==> flow/design.v <==
module unsigned_nonrestoring #(
    parameter int WIDTH = 32
) (
    input logic go,
    input logic[WIDTH-1:0] divisor,
    input logic[WIDTH-1:0] dividend,
    input logic clk, rst,
    output logic done,
    output logic[WIDTH-1:0] quotient,
    output logic[WIDTH-1:0] remainder,
    output logic divide_by_zero
);
typedef enum logic [1:0] {
    WAIT,
    COMPUTE,
    DONE
} state_t;
state_t next_state, state_R;
logic[WIDTH-1:0] Q_R, next_Q, quotient_R, next_quotient, remainder_R, next_remainder;
logic[WIDTH:0] A_R, next_A, B_R, next_B, B_twos_comp_R, next_B_twos_comp;
logic[$clog2(WIDTH):0] Count_R, next_Count;
logic done_R, next_done;
logic divide_by_zero_R, next_divide_by_zero;
assign done = done_R;
assign divide_by_zero = divide_by_zero_R;
assign quotient = quotient_R;
assign remainder = remainder_R;
always_ff @(posedge clk or posedge rst) begin
    if(rst) begin
        state_R <= WAIT;
        Q_R <= '0;
        A_R <= '0;
        B_R <= '0;
        B_twos_comp_R <= '0;
        Count_R <= '0;
        quotient_R <= '0;
        remainder_R <= '0;
        done_R <= 1'b0;
        divide_by_zero_R <= 1'b0;
    end
    else begin
        state_R <= next_state;
        Q_R <= next_Q;
        A_R <= next_A;
        B_R <= next_B;
        B_twos_comp_R <= next_B_twos_comp;
        Count_R <= next_Count;
        quotient_R <= next_quotient;
        remainder_R <= next_remainder;
        done_R <= next_done;
        divide_by_zero_R <= next_divide_by_zero;
    end
end 
logic[WIDTH:0] A_temp;
always_comb begin
    logic[WIDTH:0] one;
    one = 1;
    A_temp = '0;
    next_Q = Q_R;
    next_A = A_R;
    next_B = B_R;
    next_B_twos_comp = B_twos_comp_R;
    next_Count = Count_R;
    next_remainder = remainder_R;
    next_quotient = quotient_R;
    next_state = state_R;
    next_divide_by_zero = divide_by_zero_R;
    next_done = done_R;
    case(state_R)
        WAIT: begin
            if (go) begin
                if(divisor == 0) begin
                    next_state = DONE;
                    next_done = 1'b1;
                    next_divide_by_zero = 1'b1;
                end
                else begin
                    next_A = '0;
                    next_B = {1'b0,divisor};
                    next_B_twos_comp = ~next_B + one;
                    next_Q = dividend;
                    next_Count = WIDTH;
                    next_state = COMPUTE;
                end
            end
        end
        COMPUTE: begin
            if(A_R[WIDTH]) begin
                A_temp = {A_R[WIDTH-1:0], Q_R[WIDTH-1]};
                next_A = A_temp + B_R;
            end else begin
                A_temp = {A_R[WIDTH-1:0], Q_R[WIDTH-1]};
                next_A = A_temp + B_twos_comp_R;
            end
            next_Q = {Q_R[WIDTH-2:0],~next_A[WIDTH]};
            next_Count = Count_R - 1;
            if(next_Count == 0) begin 
                next_state = DONE;
                if(next_A[WIDTH]) next_remainder = next_A[WIDTH-1:0] + B_R;
                else next_remainder = next_A[WIDTH-1:0];
                next_quotient = next_Q[WIDTH-1:0];
                next_done = 1;
            end
        end
        DONE: begin
            next_done = 0;
            next_divide_by_zero = 1'b0;
            next_state = WAIT;
        end
    endcase
end
endmodule
* Reports on unsigned_nonrestoring
Each step is given for the RTL above and for the edited RTL.
Lines under "before" count in the file above, lines under "after" in the edited file.
"change" is "after" less "before", of the values as shown; "rel. change" is that difference over "before", in percent.
Not given: -
- Top :: unsigned_nonrestoring
- Clock input :: clk
- Library :: sky130hd
- Library corner :: tt_025C_1v80

* The edit
Unified diff, file above to edited file.
The edited RTL no longer does the same as the RTL above: the edit was made by script, with no optimisation intended.
#+begin_src diff
@@ -97,5 +97,5 @@
             if(next_Count == 0) begin 
                 next_state = DONE;
-                if(next_A[WIDTH]) next_remainder = next_A[WIDTH-1:0] + B_R;
+                if(next_A[WIDTH]) next_remainder = next_A[WIDTH-1:0] ^ B_R;
                 else next_remainder = next_A[WIDTH-1:0];
                 next_quotient = next_Q[WIDTH-1:0];
#+end_src

* Word level
Yosys after proc, flatten, opt, wreduce and memory -nomap, before mapping. Memory bits, and registers merged into a memory's read port (data or address), are not among the register bits. Print and check cells are not counted. Equal cells are merged and count once.
** Operators by class
- $add $sub $neg :: before 5, after 4, change -1, rel. change -20.00%
- equal/unequal tests :: before 6, after 6, change 0, rel. change 0.00%
- multiplexer cells :: before 21, after 21, change 0, rel. change 0.00%
- bitwise gates (word level) :: before 3, after 4, change +1, rel. change +33.33%
- reductions and logical operators :: before 12, after 12, change 0, rel. change 0.00%
** Operators by type and width
- 32-bit adder :: before 1, after 0, change -1, rel. change -100.00%
- 32-bit bitwise XOR :: before 0, after 1, change +1
Unchanged operator kinds not shown: 28.
** Storage and ports
- bits in registers :: before 204, after 204, change 0, rel. change 0.00%
- input port bits :: before 67, after 67, change 0, rel. change 0.00%
- output and inout port bits :: before 66, after 66, change 0, rel. change 0.00%
- cells after elaboration :: before 57, after 57, change 0, rel. change 0.00%

* Logic depth
Depth = most cells in a row (Yosys ltp): at word level without a register or memory, in the mapped netlist without a sequential cell, where the memories' decode and read muxes count.
** Depth
- depth in word-level cells :: before 5, after 5, change 0, rel. change 0.00%
- ABC_AREA :: before 0, after 0
- gate-level depth with buffers :: before 25, after 15, change -10, rel. change -40.00%
- gate-level depth less buffers :: before 24, after 12, change -12, rel. change -50.00%

* After synthesis
The flow's flattened synthesis, as Yosys stat reports it; memories are mapped. The netlist is that of the ABC_AREA named above (0 if unset); the other value can give another one.
** Cells by type
- sky130_fd_sc_hd__ha_1 :: before 71, after 35, change -36, rel. change -50.70%
- sky130_fd_sc_hd__o21ai_0 :: before 113, after 145, change +32, rel. change +28.32%
- sky130_fd_sc_hd__nor2_1 :: before 55, after 24, change -31, rel. change -56.36%
- sky130_fd_sc_hd__a21oi_1 :: before 64, after 39, change -25, rel. change -39.06%
- sky130_fd_sc_hd__mux2i_1 :: before 57, after 34, change -23, rel. change -40.35%
- sky130_fd_sc_hd__a21o_1 :: before 30, after 12, change -18, rel. change -60.00%
- sky130_fd_sc_hd__inv_1 :: before 33, after 20, change -13, rel. change -39.39%
- sky130_fd_sc_hd__a22o_1 :: before 16, after 3, change -13, rel. change -81.25%
- sky130_fd_sc_hd__xor2_1 :: before 39, after 49, change +10, rel. change +25.64%
- sky130_fd_sc_hd__o21ai_1 :: before 26, after 16, change -10, rel. change -38.46%
- sky130_fd_sc_hd__clkbuf_1 :: before 36, after 28, change -8, rel. change -22.22%
- sky130_fd_sc_hd__buf_4 :: before 3, after 9, change +6, rel. change +200.00%
- sky130_fd_sc_hd__buf_1 :: before 2, after 8, change +6, rel. change +300.00%
- sky130_fd_sc_hd__o21bai_1 :: before 13, after 8, change -5, rel. change -38.46%
- sky130_fd_sc_hd__buf_2 :: before 10, after 15, change +5, rel. change +50.00%
- sky130_fd_sc_hd__a31oi_1 :: before 8, after 3, change -5, rel. change -62.50%
- sky130_fd_sc_hd__o211ai_1 :: before 2, after 7, change +5, rel. change +250.00%
- sky130_fd_sc_hd__xnor2_1 :: before 46, after 42, change -4, rel. change -8.70%
Unchanged cell types not shown: 8.
Not every row of either side is listed.
** Synthesis totals
- mapped cells :: before 1277, after 1128, change -149, rel. change -11.67%
- cell area after synthesis (um2) :: before 12423.2, after 11188.2, change -1235.0, rel. change -9.94%
- sequential area (um2) :: before 5106.1, after 5106.1, change 0.0, rel. change 0.00%
- flip-flop cells :: before 204, after 204, change 0, rel. change 0.00%
- buffer cells :: before 55, after 64, change +9, rel. change +16.36%

* Path before layout
Path of least setup slack by OpenSTA after synthesis, without wires, with an ideal clock, recovery checks aside; 20% of the period is set as input and as output delay. Where synthesis merged equal registers, the netlist keeps one of their names.
** Path post-synthesis
- kind :: before register -> register, after register -> register
- from :: before register A_R[32], after register A_R[32]
- to :: before register remainder_R[31], after register remainder_R[29]
- clock period (ns) :: before 6.0, after 6.0, change 0.0, rel. change 0.00%
- library setup time (ns) :: before 0.136, after 0.135, change -0.001
- time at the first pin (ns) :: before 0.000, after 0.000, change 0.000
- data arrival time (ns) :: before 5.339, after 3.189, change -2.150, rel. change -40.27%
- required time (ns) :: before 5.864, after 5.865, change +0.001, rel. change +0.02%
- path slack (ns) :: before 0.525, after 2.676, change +2.151
- delay of the path (ns) :: before 5.475, after 3.324, change -2.151, rel. change -39.29%
- driving pins on the path :: before 25, after 15, change -10, rel. change -40.00%
- buffers on the path :: before 2, after 3, change +1, rel. change +50.00%
- synthesis period reached (ns) :: before 5.475, after 3.324, change -2.151, rel. change -39.29%
"delay of the path" is the arrival time less input delay plus setup time.
"driving pins on the path" counts driving pins, that of a launching flip-flop among them; a cell with two outputs on the path counts twice.
"synthesis period reached" is the clock period less the worst setup slack; recovery checks do not enter. This is arithmetic on one report: input and output delays are still those of the set period (20% each).
The rows between start and end are the longest chain of elaborated cells between them; the timing report does not say that the signal goes this way. Where chains are equally long, one stands for them.
A line is the first line of the expression or statement that the cell stems from. Yosys adds cells for indexed reads and writes and turns some case tables into memories.
Between the ends, post-synthesis, before:
- Path through :: sky130_fd_sc_hd__dfrtp_1 > sky130_fd_sc_hd__clkbuf_1 > sky130_fd_sc_hd__clkbuf_1 > sky130_fd_sc_hd__mux2_2 > sky130_fd_sc_hd__ha_1 > sky130_fd_sc_hd__a21o_1 > sky130_fd_sc_hd__a2111oi_2 > sky130_fd_sc_hd__o21ai_1 > sky130_fd_sc_hd__o41ai_4 > sky130_fd_sc_hd__o21ba_2 > sky130_fd_sc_hd__o21ai_0 > sky130_fd_sc_hd__a31oi_1 > sky130_fd_sc_hd__xnor2_1 > sky130_fd_sc_hd__ha_1 > sky130_fd_sc_hd__inv_1 > sky130_fd_sc_hd__nor2_1 > sky130_fd_sc_hd__a221oi_1 > sky130_fd_sc_hd__o2111ai_1 > sky130_fd_sc_hd__a31oi_1 > sky130_fd_sc_hd__o21bai_1 > sky130_fd_sc_hd__a2111oi_0 > sky130_fd_sc_hd__or4_1 > sky130_fd_sc_hd__nand3_1 > sky130_fd_sc_hd__xnor2_1 > sky130_fd_sc_hd__o21ai_0
- Cells in the longest elaborated chain :: 4
** Ends and longest elaborated chain, post-synthesis, before
- from (decl) :: line 20 : logic[WIDTH:0] A_R, next_A, B_R, next_B, B_twos_comp_R, next_B_twos_comp;
- from (assign) :: line 32 : A_R <= '0;
- from (assign) :: line 44 : A_R <= next_A;
- 33-bit two-way mux :: line 88 : if(A_R[WIDTH]) begin
- 33-bit two-way mux :: line 69 : case(state_R)
- 32-bit adder :: line 99 : if(next_A[WIDTH]) next_remainder = next_A[WIDTH-1:0] + B_R;
- 32-bit two-way mux :: line 99
- to (assign) :: line 37 : remainder_R <= '0;
- to (assign) :: line 49 : remainder_R <= next_remainder;
- to (decl) :: line 19 : logic[WIDTH-1:0] Q_R, next_Q, quotient_R, next_quotient, remainder_R, next_remainder;
Between the ends, post-synthesis, after:
- Path through :: sky130_fd_sc_hd__dfrtp_1 > sky130_fd_sc_hd__clkbuf_1 > sky130_fd_sc_hd__buf_1 > sky130_fd_sc_hd__mux2_2 > sky130_fd_sc_hd__ha_1 > sky130_fd_sc_hd__a21oi_1 > sky130_fd_sc_hd__and2_1 > sky130_fd_sc_hd__a22oi_1 > sky130_fd_sc_hd__a211o_1 > sky130_fd_sc_hd__o21ai_1 > sky130_fd_sc_hd__a21oi_1 > sky130_fd_sc_hd__clkbuf_1 > sky130_fd_sc_hd__o21ai_0 > sky130_fd_sc_hd__xor2_1 > sky130_fd_sc_hd__o21ai_1
- Cells in the longest elaborated chain :: 4
** Ends and longest elaborated chain, post-synthesis, after
- from (decl) :: line 20 : logic[WIDTH:0] A_R, next_A, B_R, next_B, B_twos_comp_R, next_B_twos_comp;
- from (assign) :: line 32 : A_R <= '0;
- from (assign) :: line 44 : A_R <= next_A;
- 33-bit two-way mux :: line 88 : if(A_R[WIDTH]) begin
- 33-bit two-way mux :: line 69 : case(state_R)
- 32-bit bitwise XOR :: line 99 : if(next_A[WIDTH]) next_remainder = next_A[WIDTH-1:0] ^ B_R;
- 32-bit two-way mux :: line 99
- to (assign) :: line 37 : remainder_R <= '0;
- to (assign) :: line 49 : remainder_R <= next_remainder;
- to (decl) :: line 19 : logic[WIDTH-1:0] Q_R, next_Q, quotient_R, next_quotient, remainder_R, next_remainder;

* Path in the finished layout
Path of least setup slack in the final report of each run of set A (OpenROAD, finished layout, wires in). Where an end is a register, its clock arrival counts in the times.
** Path after layout
- kind :: before register -> register, after register -> register
- from :: before register A_R[32], after register A_R[32]
- to :: before register remainder_R[31], after register remainder_R[26]
- clock period (ns) :: before 5.67, after 5.67, change 0.00, rel. change 0.00%
- library setup time (ns) :: before 0.15, after 0.11, change -0.04
- time at the first pin (ns) :: before 0.52, after 0.52, change 0.00, rel. change 0.00%
- data arrival time (ns) :: before 5.74, after 4.89, change -0.85, rel. change -14.81%
- required time (ns) :: before 6.04, after 6.07, change +0.03, rel. change +0.50%
- path slack (ns) :: before 0.30, after 1.18, change +0.88
- driving pins on the path :: before 24, after 13, change -11, rel. change -45.83%
- buffers on the path :: before 1, after 1, change 0, rel. change 0.00%
The rows between start and end are the longest chain of elaborated cells between them; the timing report does not say that the signal goes this way. Where chains are equally long, one stands for them.
Between the ends, after layout, before:
- Path through :: sky130_fd_sc_hd__dfrtp_2 > sky130_fd_sc_hd__buf_4 > sky130_fd_sc_hd__mux2_2 > sky130_fd_sc_hd__ha_1 > sky130_fd_sc_hd__o21ai_0 > sky130_fd_sc_hd__a211o_1 > sky130_fd_sc_hd__o21ai_2 > sky130_fd_sc_hd__o41ai_4 > sky130_fd_sc_hd__o21ba_2 > sky130_fd_sc_hd__o21ai_1 > sky130_fd_sc_hd__a31oi_1 > sky130_fd_sc_hd__xnor2_1 > sky130_fd_sc_hd__ha_1 > sky130_fd_sc_hd__inv_1 > sky130_fd_sc_hd__nor2_1 > sky130_fd_sc_hd__a221oi_2 > sky130_fd_sc_hd__o2111ai_1 > sky130_fd_sc_hd__a31oi_2 > sky130_fd_sc_hd__o21bai_4 > sky130_fd_sc_hd__a2111oi_2 > sky130_fd_sc_hd__or4_1 > sky130_fd_sc_hd__nand3_1 > sky130_fd_sc_hd__xnor2_1 > sky130_fd_sc_hd__o21ai_0
- Cells in the longest elaborated chain :: 4
** Ends and longest elaborated chain, after layout, before
- from (decl) :: line 20 : logic[WIDTH:0] A_R, next_A, B_R, next_B, B_twos_comp_R, next_B_twos_comp;
- from (assign) :: line 32 : A_R <= '0;
- from (assign) :: line 44 : A_R <= next_A;
- 33-bit two-way mux :: line 88 : if(A_R[WIDTH]) begin
- 33-bit two-way mux :: line 69 : case(state_R)
- 32-bit adder :: line 99 : if(next_A[WIDTH]) next_remainder = next_A[WIDTH-1:0] + B_R;
- 32-bit two-way mux :: line 99
- to (assign) :: line 37 : remainder_R <= '0;
- to (assign) :: line 49 : remainder_R <= next_remainder;
- to (decl) :: line 19 : logic[WIDTH-1:0] Q_R, next_Q, quotient_R, next_quotient, remainder_R, next_remainder;
Between the ends, after layout, after:
- Path through :: sky130_fd_sc_hd__dfrtp_1 > sky130_fd_sc_hd__buf_4 > sky130_fd_sc_hd__mux2_2 > sky130_fd_sc_hd__ha_1 > sky130_fd_sc_hd__a21o_1 > sky130_fd_sc_hd__a31oi_1 > sky130_fd_sc_hd__nor3_1 > sky130_fd_sc_hd__a211o_1 > sky130_fd_sc_hd__o21ai_1 > sky130_fd_sc_hd__and3_1 > sky130_fd_sc_hd__o21ai_0 > sky130_fd_sc_hd__xnor2_1 > sky130_fd_sc_hd__mux2_2
- Cells in the longest elaborated chain :: 4
** Ends and longest elaborated chain, after layout, after
- from (decl) :: line 20 : logic[WIDTH:0] A_R, next_A, B_R, next_B, B_twos_comp_R, next_B_twos_comp;
- from (assign) :: line 32 : A_R <= '0;
- from (assign) :: line 44 : A_R <= next_A;
- 33-bit two-way mux :: line 88 : if(A_R[WIDTH]) begin
- 33-bit two-way mux :: line 69 : case(state_R)
- 32-bit bitwise XOR :: line 99 : if(next_A[WIDTH]) next_remainder = next_A[WIDTH-1:0] ^ B_R;
- 32-bit two-way mux :: line 99
- to (assign) :: line 37 : remainder_R <= '0;
- to (assign) :: line 49 : remainder_R <= next_remainder;
- to (decl) :: line 19 : logic[WIDTH-1:0] Q_R, next_Q, quotient_R, next_quotient, remainder_R, next_remainder;

* Measured runs
Both versions went through the flow (Yosys, OpenROAD) with the same settings in each pair. Constraints: input delay and output delay 20% of the set period each, output load 0.01 pF.
Flow settings, set A:
- CORE_UTILIZATION :: 40
- period_ns :: 5.67
- CAP_MARGIN :: 20
- CORE_MARGIN :: 2
- SLEW_MARGIN :: 20
** Final reports, set A
- netlist area reported by Yosys (um2) :: before 12423.2, after 11188.2, change -1235.0, rel. change -9.94%
- total die area (um2) :: before 32482.9, after 29324.9, change -3158.0, rel. change -9.72%
- std-cell area (final layout) (um2) :: before 15244.6, after 13770.7, change -1473.9, rel. change -9.67%
- utilization (%) :: before 49.8, after 49.8, change 0.0
- worst slack on setup checks (ns) :: before 0.302, after 1.180, change +0.878
- setup total negative slack (ns) :: before 0.000, after 0.000, change 0.000
- worst hold slack in the final report (ns) :: before 0.455, after 0.463, change +0.008
- reached clock period (ns) :: before 5.368, after 4.490, change -0.878, rel. change -16.36%
Flow settings, set B:
- CELL_PAD_IN_SITES_DETAIL_PLACEMENT :: 0
- CELL_PAD_IN_SITES_GLOBAL_PLACEMENT :: 0
- CORE_UTILIZATION :: 62
- CTS_CLUSTER_SIZE :: 29
- GPL_ROUTABILITY_DRIVEN :: 1
- GPL_TIMING_DRIVEN :: 0
- MAX_ROUTING_LAYER :: met5
- MIN_ROUTING_LAYER :: met1
- PLACE_DENSITY :: 0.79
- SETUP_SLACK_MARGIN :: 0.57
- TNS_END_PERCENT :: 95
- period_ns :: 5.58
- CAP_MARGIN :: 20
- CORE_MARGIN :: 2
- SLEW_MARGIN :: 20
** Final reports, set B
- netlist area reported by Yosys (um2) :: before 12423.2, after 11188.2, change -1235.0, rel. change -9.94%
- total die area (um2) :: before 21186.3, after 19136.6, change -2049.7, rel. change -9.67%
- std-cell area (final layout) (um2) :: before 16125.5, after 13700.6, change -2424.9, rel. change -15.04%
- utilization (%) :: before 82.3, after 76.8, change -5.5
- worst slack on setup checks (ns) :: before 0.284, after 0.743, change +0.459
- setup total negative slack (ns) :: before 0.000, after 0.000, change 0.000
- worst hold slack in the final report (ns) :: before 0.480, after 0.473, change -0.007
- reached clock period (ns) :: before 5.296, after 4.837, change -0.459, rel. change -8.67%
"reached clock period": clock period set for the run, less the worst setup slack. It is reckoned from that one timing run; input and output delays stay at 20% of the period that was set.
